==> flow/design.v <==
module fifo #(
    parameter DEPTH = 32,          
    parameter DATA_WIDTH = 8,      
    parameter PTR_SIZE = 5
) (
    input  wire                   clk,
    input  wire                   rst,
    input  wire                   wr_en,
    input  wire                   re_en,
    input  wire [DATA_WIDTH-1:0]  data_in,
    output wire [DATA_WIDTH-1:0]  data_out,
    output wire                   empty,
    output wire                   full
);
    reg [DATA_WIDTH-1:0] memory [0:DEPTH-1];
    reg [PTR_SIZE-1:0] wr_ptr;
    reg [PTR_SIZE-1:0] rd_ptr;
    reg empty_reg;
    reg full_reg;
    integer i;
    wire wr_fire = wr_en && !full_reg;
    wire rd_fire = re_en && !empty_reg;
    wire [PTR_SIZE-1:0] used = wr_ptr - rd_ptr;
    always @ (posedge clk or posedge rst) begin
        if (rst)
            wr_ptr <= 0;
        else if (wr_fire)
            wr_ptr <= wr_ptr + 1;
    end
    always @ (posedge clk or posedge rst) begin
        if (rst)
            empty_reg <= 1;
        else if (wr_fire && !rd_fire)
            empty_reg <= 0;
        else if (rd_fire && !wr_fire && (used == 1))
            empty_reg <= 1;
    end
    always @ (posedge clk or posedge rst) begin
        if (rst)
            full_reg <= 0;
        else if (wr_fire && !rd_fire && (used == DEPTH - 1))
            full_reg <= 1;
        else if (rd_fire && !wr_fire)
            full_reg <= 0;
    end
    always @ (posedge clk or posedge rst) begin
        if (rst)
            rd_ptr <= 0;
        else if (rd_fire)
            rd_ptr <= rd_ptr + 1;
    end
    always @ (posedge clk or posedge rst) begin
        if (rst) begin
            for (i = 0; i < DEPTH; i = i + 1)
                memory[i] <= {DATA_WIDTH{1'b0}};
        end else if (wr_fire)
            memory[wr_ptr[$clog2(DEPTH)-1:0]] <= data_in;
    end
    assign data_out = (empty_reg) ? {DATA_WIDTH{1'bx}} : memory[rd_ptr[$clog2(DEPTH)-1:0]];
    assign empty = empty_reg;
    assign full  = full_reg;
endmodule
module multiplier #(
    parameter DATA_WIDTH    = 8,                   
    parameter PRODUCT_WIDTH = DATA_WIDTH * 2
) (
    input  wire [DATA_WIDTH-1:0] in1,         
    input  wire [DATA_WIDTH-1:0] in2,          
    output wire [PRODUCT_WIDTH-1:0] product 
);
    assign product = in1 * in2;
endmodule
module adder #(
    parameter DATA_WIDTH = 8,              
    parameter SUM_WIDTH  = DATA_WIDTH + 1   
)(
    input  wire [DATA_WIDTH-1:0] in1,        
    input  wire [DATA_WIDTH-1:0] in2,        
    output wire [SUM_WIDTH-1:0] sum          
);
    assign sum = in1 + in2;
endmodule
module component (
    input  wire         clk,
    input  wire         rst,
    input  wire [31:0]  fifo1_data_in,
    input  wire [31:0]  fifo2_data_in,
    input  wire [31:0]  fifo3_data_in,
    input  wire         fifo1_write_en,
    input  wire         fifo2_write_en,
    input  wire         fifo3_write_en,
    input  wire         fifo1_read_en,
    input  wire         fifo2_read_en,
    input  wire         fifo3_read_en,
    output wire [31:0]  result_out,
    output wire         fifo1_empty,
    output wire         fifo2_empty,
    output wire         fifo3_empty,
    output wire         fifo1_full,
    output wire         fifo2_full,
    output wire         fifo3_full
);
    wire [31:0] fifo1_data_out;
    wire [31:0] fifo2_data_out;
    wire [31:0] fifo3_data_out;
    wire [31:0] mult_result;
    fifo #(
        .DEPTH(16),
        .DATA_WIDTH(32),
        .PTR_SIZE(5)
    ) fifo1_inst (
        .clk(clk),
        .rst(rst),
        .wr_en(fifo1_write_en),
        .re_en(fifo1_read_en),
        .data_in(fifo1_data_in),
        .data_out(fifo1_data_out),
        .empty(fifo1_empty),
        .full(fifo1_full)
    );
    fifo #(
        .DEPTH(16),
        .DATA_WIDTH(32),
        .PTR_SIZE(5)
    ) fifo2_inst (
        .clk(clk),
        .rst(rst),
        .wr_en(fifo2_write_en),
        .re_en(fifo2_read_en),
        .data_in(fifo2_data_in),
        .data_out(fifo2_data_out),
        .empty(fifo2_empty),
        .full(fifo2_full)
    );
    fifo #(
        .DEPTH(16),
        .DATA_WIDTH(32),
        .PTR_SIZE(5)
    ) fifo3_inst (
        .clk(clk),
        .rst(rst),
        .wr_en(fifo3_write_en),
        .re_en(fifo3_read_en),
        .data_in(fifo3_data_in),
        .data_out(fifo3_data_out),
        .empty(fifo3_empty),
        .full(fifo3_full)
    );
    multiplier #(
        .DATA_WIDTH(32),
        .PRODUCT_WIDTH(32)
    ) mult_inst (
        .in1(fifo1_data_out),
        .in2(fifo2_data_out),
        .product(mult_result)
    );
    adder #(
        .DATA_WIDTH(32),
        .SUM_WIDTH(32)
    ) adder_inst (
        .in1(mult_result),
        .in2(fifo3_data_out),
        .sum(result_out)
    );
endmodule
======== Reports on component ========
What the tools print for component, step after step.
Line numbers count from 1 in the design file above.
Not given: --
design
  design top .............................. component
  clock port .............................. clk
  library ................................. sky130hd
  timing corner ........................... tt_025C_1v80

======== After elaboration ========
Yosys after proc, flatten, opt, wreduce and memory -nomap, before mapping. Print and check cells are not counted. Equal cells are merged and count once.
storage and ports
  bits in registers ....................... 1572
  bits of input ports ..................... 104
  word-level cells ........................ 275
operators by class
  $add $sub $neg .......................... 10
  multipliers ............................. 1
  equality and inequality tests ........... 96
  muxes and demuxes ....................... 18
  reductions and logical operators ........ 90
operators by type and width
  cell                                                                    number
  32-bit case mux with 16-bit select                                      3
  32-bit by 32-bit multiplier with 32-bit output                          1
  4-bit equality test (second input constant)                             48
  2-bit AND reduction                                                     48
  4-bit by 3-bit equality test with 1-bit output (second input constant)  24
  32-bit 2-to-1 mux                                                       3
  4-bit by 2-bit equality test with 1-bit output (second input constant)  12
  32-bit adder                                                            1
  5-bit by 1-bit adder with 5-bit output (second input constant)          6
  4-bit by 1-bit equality test with 1-bit output (second input constant)  6
  4-bit logical NOT                                                       6
  1-bit logical AND                                                       18
  5-bit by 1-bit equality test with 1-bit output (second input constant)  3
  5-bit by 4-bit equality test with 1-bit output (second input constant)  3
  5-bit subtractor                                                        3
  1-bit logical NOT                                                       12
  2-bit nonzero test                                                      6
  1-bit 2-to-1 mux                                                        12

======== Logic depth ========
Yosys ltp: most cells in a row. Word level: on the elaborated netlist, between registers, memories and ports. Mapped: between sequential cells and ports; inverters and the memories' decode and read muxes count.
logic depth
  depth after elaboration ................. 7
  ABC_AREA ................................ 0
  gate-level depth with buffers ........... 40
  depth with buffers taken out ............ 35

======== Netlist ========
Yosys stat after the flow's synthesis: flattened, memories mapped to cells. It holds for the ABC_AREA given above (unset counts as 0); a run with the other value may have another netlist.
Totals and module areas in this step are rounded.
cells by type
  cell                       number
  sky130_fd_sc_hd__dfrtp_1   1569
  sky130_fd_sc_hd__mux2_2    1557
  sky130_fd_sc_hd__fa_1      441
  sky130_fd_sc_hd__inv_1     536
  sky130_fd_sc_hd__ha_1      160
  sky130_fd_sc_hd__a22oi_1   213
  sky130_fd_sc_hd__nor2_1    365
  sky130_fd_sc_hd__clkbuf_1  342
  sky130_fd_sc_hd__nand2_1   290
  sky130_fd_sc_hd__a221oi_1  93
  sky130_fd_sc_hd__xnor2_1   93
  sky130_fd_sc_hd__a222oi_1  81
  sky130_fd_sc_hd__mux2i_1   71
  sky130_fd_sc_hd__a22o_1    81
  sky130_fd_sc_hd__nand2b_1  107
  sky130_fd_sc_hd__a21oi_1   106
  sky130_fd_sc_hd__o21ai_0   105
  sky130_fd_sc_hd__nand3_1   99
Other cell types: 78; their cells: 796.
mapped netlist
  mapped cells ............................ 7105
  synthesis area .......................... 86800 µm²
  flip-flops .............................. 1572
  buffer cells ............................ 536
By module: a second synthesis without flattening, with its own total; a netlist apart from the flattened one above.
second synthesis, totals
  cell total of the unflattened synthesis .. 7499
  area (unflattened synthesis) ............ 89400 µm²
Rows give one instance, submodules left out.
by module
  module      instances  cells  area (µm²)
  fifo        3          1853   24000
  multiplier  1          1704   15700
  adder       1          236    1730
  component   1          0      0.0

======== Timing after synthesis ========
Source: OpenSTA report_checks on the synthesized netlist (no wires, ideal clock, input and output delay 20% of the period each), path of least setup slack; recovery checks are left aside. Register names are those of the netlist, which keeps one name where synthesis merged equal registers.
path after synthesis
  path kind ............................... register to output
  from .................................... register fifo2_inst.rd_ptr[0]
  to ...................................... output port result_out[29]
  period .................................. 13000 ps
  external output delay ................... 2600 ps
  launch time at the first pin ............ 0 ps
  arrival time ............................ 8887 ps
  required time ........................... 10400 ps
  setup slack ............................. 1513 ps
  path delay .............................. 8887 ps
  stages .................................. 37
  path buffers ............................ 5
  synthesis period reached ................ 11487 ps
"path delay" is the arrival time less input delay plus setup time.
A path that ends at an output port has no setup time.
"stages" counts driving pins, that of a launching flip-flop among them; a cell with two outputs on the path counts twice.
"synthesis period reached" = period - worst setup slack (recovery checks aside). The figure is calculated, with input and output delays left at 20% of the set period.
Between the ends stands the longest chain of elaborated cells between them, by number of cells; it is not shown to be the way that was timed. Of several equally long chains one is given.
Each line given opens the expression or statement behind the cell; cells for indexed reads and writes are added by Yosys, which also makes memories of some case tables.
between the ends, after synthesis
  path through ............................ sky130_fd_sc_hd__dfrtp_1 > sky130_fd_sc_hd__inv_1 > sky130_fd_sc_hd__ha_1 > sky130_fd_sc_hd__buf_2 > sky130_fd_sc_hd__buf_2 > sky130_fd_sc_hd__buf_2 > sky130_fd_sc_hd__buf_1 > sky130_fd_sc_hd__a222oi_1 > sky130_fd_sc_hd__a211o_1 > sky130_fd_sc_hd__a21oi_1 > sky130_fd_sc_hd__clkbuf_1 > sky130_fd_sc_hd__nand2_1 > sky130_fd_sc_hd__fa_1 > sky130_fd_sc_hd__inv_1 > sky130_fd_sc_hd__fa_1 > sky130_fd_sc_hd__fa_1 > sky130_fd_sc_hd__inv_1 > sky130_fd_sc_hd__fa_1 > sky130_fd_sc_hd__inv_1 > sky130_fd_sc_hd__fa_1 > sky130_fd_sc_hd__inv_1 > sky130_fd_sc_hd__fa_1 > sky130_fd_sc_hd__inv_1 > sky130_fd_sc_hd__fa_1 > sky130_fd_sc_hd__inv_1 > sky130_fd_sc_hd__fa_1 > sky130_fd_sc_hd__inv_1 > sky130_fd_sc_hd__ha_1 > sky130_fd_sc_hd__a21oi_1 > sky130_fd_sc_hd__a21boi_0 > sky130_fd_sc_hd__o31ai_1 > sky130_fd_sc_hd__a311oi_1 > sky130_fd_sc_hd__nor3_1 > sky130_fd_sc_hd__o311a_1 > sky130_fd_sc_hd__o21a_1 > sky130_fd_sc_hd__nor2_1 > sky130_fd_sc_hd__xnor2_1
  cells in the longest elaborated chain ... 5
  elaborated cells on any way between the ends .. 20
  RTL lines with such cells ............... 3
ends and longest elaborated chain, after synthesis
  what                                            RTL line  text
  start, declared                                 17        reg [PTR_SIZE-1:0] rd_ptr;
  start, assigned                                 48        rd_ptr <= 0;
  start, assigned                                 50        rd_ptr <= rd_ptr + 1;
  4-bit equality test                             59        assign data_out = (empty_reg) ? {DATA_WIDTH{1'bx}} : memory[rd_ptr[$clog2(DEPTH)-1:0]];
  32-bit case mux with 16-bit select              59
  32-bit 2-to-1 mux                               59
  32-bit by 32-bit multiplier with 32-bit output  71
  32-bit adder                                    81        assign sum = in1 + in2;
  end, declared                                   95        output wire [31:0]  result_out,

======== Timing after layout ========
Path of least setup slack in the final report of run 1 (OpenROAD, finished layout, wires in). Where an end is a register, its clock arrival counts in the times.
The report prints the path's times to 10 ps; the period is as set.
path after layout
  path kind ............................... register to output
  from .................................... register fifo2_inst.rd_ptr[1]
  to ...................................... output port result_out[29]
  period .................................. 12200 ps
  external output delay ................... 2440 ps
  launch time at the first pin ............ 860 ps
  arrival time ............................ 9970 ps
  required time ........................... 9760 ps
  setup slack ............................. -210 ps
  stages .................................. 37
  path buffers ............................ 9
Between the ends stands the longest chain of elaborated cells between them, by number of cells; it is not shown to be the way that was timed. Of several equally long chains one is given.
between the ends, after layout
  path through ............................ sky130_fd_sc_hd__dfrtp_2 > sky130_fd_sc_hd__buf_6 > sky130_fd_sc_hd__ha_4 > sky130_fd_sc_hd__buf_12 > sky130_fd_sc_hd__and3_4 > sky130_fd_sc_hd__a222oi_1 > sky130_fd_sc_hd__o2111ai_2 > sky130_fd_sc_hd__o22ai_4 > sky130_fd_sc_hd__buf_6 > sky130_fd_sc_hd__buf_12 > sky130_fd_sc_hd__buf_16 > sky130_fd_sc_hd__buf_8 > sky130_fd_sc_hd__nor2_2 > sky130_fd_sc_hd__fa_1 > sky130_fd_sc_hd__fa_2 > sky130_fd_sc_hd__fa_2 > sky130_fd_sc_hd__inv_2 > sky130_fd_sc_hd__fa_1 > sky130_fd_sc_hd__inv_2 > sky130_fd_sc_hd__ha_4 > sky130_fd_sc_hd__ha_4 > sky130_fd_sc_hd__fa_1 > sky130_fd_sc_hd__fa_1 > sky130_fd_sc_hd__ha_2 > sky130_fd_sc_hd__a21o_1 > sky130_fd_sc_hd__a21oi_2 > sky130_fd_sc_hd__and3_4 > sky130_fd_sc_hd__o31ai_4 > sky130_fd_sc_hd__a311oi_2 > sky130_fd_sc_hd__buf_4 > sky130_fd_sc_hd__nor3_4 > sky130_fd_sc_hd__o311a_1 > sky130_fd_sc_hd__o21a_1 > sky130_fd_sc_hd__nor2_4 > sky130_fd_sc_hd__xnor2_4 > sky130_fd_sc_hd__buf_6 > sky130_fd_sc_hd__buf_6
  cells in the longest elaborated chain ... 5
  elaborated cells on any way between the ends .. 20
  RTL lines with such cells ............... 3
ends and longest elaborated chain, after layout
  what                                            RTL line  text
  start, declared                                 17        reg [PTR_SIZE-1:0] rd_ptr;
  start, assigned                                 48        rd_ptr <= 0;
  start, assigned                                 50        rd_ptr <= rd_ptr + 1;
  4-bit equality test                             59        assign data_out = (empty_reg) ? {DATA_WIDTH{1'bx}} : memory[rd_ptr[$clog2(DEPTH)-1:0]];
  32-bit case mux with 16-bit select              59
  32-bit 2-to-1 mux                               59
  32-bit by 32-bit multiplier with 32-bit output  71
  32-bit adder                                    81        assign sum = in1 + in2;
  end, declared                                   95        output wire [31:0]  result_out,

Measured data: module component, platform sky130hd, 3 stored runs of the flow under differing settings, order arbitrary. Input and output delays are each 20% of the period that was set; the output load is 0.01 pF.
By "achieved clock period" is meant the clock period of the run minus its worst setup slack. This is arithmetic on one report: input and output delays are still those of the set period (20% each).
"allowed time less slack (worst setup path)" = time allowed to the worst setup path (clock period - input delay - output delay, where it has them) - its slack; a late launch clock adds to it, a late capture clock takes from it.
"allowed time less slack (worst setup path)" is known to 10 ps.
The results are shown rounded.

======== run 1 ========
==> flow/run.sh <==
#!/bin/bash
# the make line also repeats the synthesis and layout settings of config.mk as NAME=value (left out here)
make -C /OpenROAD-flow-scripts/flow DESIGN_CONFIG=/design/flow/config.mk WORK_HOME=/design/flow/orfs CLKGATE_MAP_FILE= finish
==> flow/config.mk <==
export PLATFORM = sky130hd
export DESIGN_NAME = component
export DESIGN_NICKNAME = component
export VERILOG_FILES = /design/flow/design.v
export SDC_FILE = /design/flow/constraint.sdc
export NUM_CORES = 4
export LEC_CHECK = 0
export CAP_MARGIN = 20
export CORE_MARGIN = 2
export CORE_UTILIZATION = 22
export HOLD_SLACK_MARGIN = -0.03
export MIN_ROUTING_LAYER = met2
export PLACE_DENSITY = 0.6
export SETUP_SLACK_MARGIN = 2.64
export SLEW_MARGIN = 20
export TNS_END_PERCENT = 85
==> flow/constraint.sdc <==
create_clock -name core_clock -period 12.2 [get_ports {clk}]
set_input_delay 2.4400 -clock core_clock [delete_from_list [all_inputs] [get_ports {clk}]]
set_output_delay 2.4400 -clock core_clock [all_outputs]
set_load 0.01 [all_outputs]

-------- measured, run 1 --------
  achieved clock period ................... 12411 ps
  standard-cell area after routing ........ 107000 µm²
  sum of negative setup slack ............. -724 ps
  setup slack of the worst path ........... -211 ps
  allowed time less slack (worst setup path) .. 9970 ps
  worst setup path type ................... register to output
  utilization after layout ................ 0.272
  lowest hold slack ....................... 492 ps
  total die area .......................... 399000 µm²
  cell area after synthesis ............... 86800 µm²

======== run 2 ========
==> flow/run.sh <==
#!/bin/bash
# the make line also repeats the synthesis and layout settings of config.mk as NAME=value (left out here)
make -C /OpenROAD-flow-scripts/flow DESIGN_CONFIG=/design/flow/config.mk WORK_HOME=/design/flow/orfs CLKGATE_MAP_FILE= finish
==> flow/config.mk <==
export PLATFORM = sky130hd
export DESIGN_NAME = component
export DESIGN_NICKNAME = component
export VERILOG_FILES = /design/flow/design.v
export SDC_FILE = /design/flow/constraint.sdc
export NUM_CORES = 4
export LEC_CHECK = 0
export CAP_MARGIN = 20
export CORE_MARGIN = 2
export CORE_UTILIZATION = 45
export PLACE_DENSITY = 0.6
export SLEW_MARGIN = 20
==> flow/constraint.sdc <==
create_clock -name core_clock -period 10.1 [get_ports {clk}]
set_input_delay 2.0200 -clock core_clock [delete_from_list [all_inputs] [get_ports {clk}]]
set_output_delay 2.0200 -clock core_clock [all_outputs]
set_load 0.01 [all_outputs]

-------- measured, run 2 --------
  achieved clock period ................... 11781 ps
  standard-cell area after routing ........ 103000 µm²
  sum of negative setup slack ............. -21400 ps
  setup slack of the worst path ........... -1680 ps
  allowed time less slack (worst setup path) .. 9760 ps
  worst setup path type ................... register to output
  utilization after layout ................ 0.537
  lowest hold slack ....................... 493 ps
  total die area .......................... 196000 µm²
  cell area after synthesis ............... 86800 µm²

======== run 3 ========
==> flow/run.sh <==
#!/bin/bash
# the make line also repeats the synthesis and layout settings of config.mk as NAME=value (left out here)
make -C /OpenROAD-flow-scripts/flow DESIGN_CONFIG=/design/flow/config.mk WORK_HOME=/design/flow/orfs CLKGATE_MAP_FILE= finish
==> flow/config.mk <==
export PLATFORM = sky130hd
export DESIGN_NAME = component
export DESIGN_NICKNAME = component
export VERILOG_FILES = /design/flow/design.v
export SDC_FILE = /design/flow/constraint.sdc
export NUM_CORES = 4
export LEC_CHECK = 0
export ABC_AREA = 1
export CAP_MARGIN = 20
export CORE_MARGIN = 2
export CORE_UTILIZATION = 42
export GPL_ROUTABILITY_DRIVEN = 0
export GPL_TIMING_DRIVEN = 0
export HOLD_SLACK_MARGIN = -0.03
export MAX_ROUTING_LAYER = met5
export MIN_ROUTING_LAYER = met2
export PLACE_DENSITY = 0.6
export SLEW_MARGIN = 35
export TNS_END_PERCENT = 85
==> flow/constraint.sdc <==
create_clock -name core_clock -period 9.07 [get_ports {clk}]
set_input_delay 1.8140 -clock core_clock [delete_from_list [all_inputs] [get_ports {clk}]]
set_output_delay 1.8140 -clock core_clock [all_outputs]
set_load 0.01 [all_outputs]

-------- run 3 --------
  incomplete, routing halted on GRT-0232
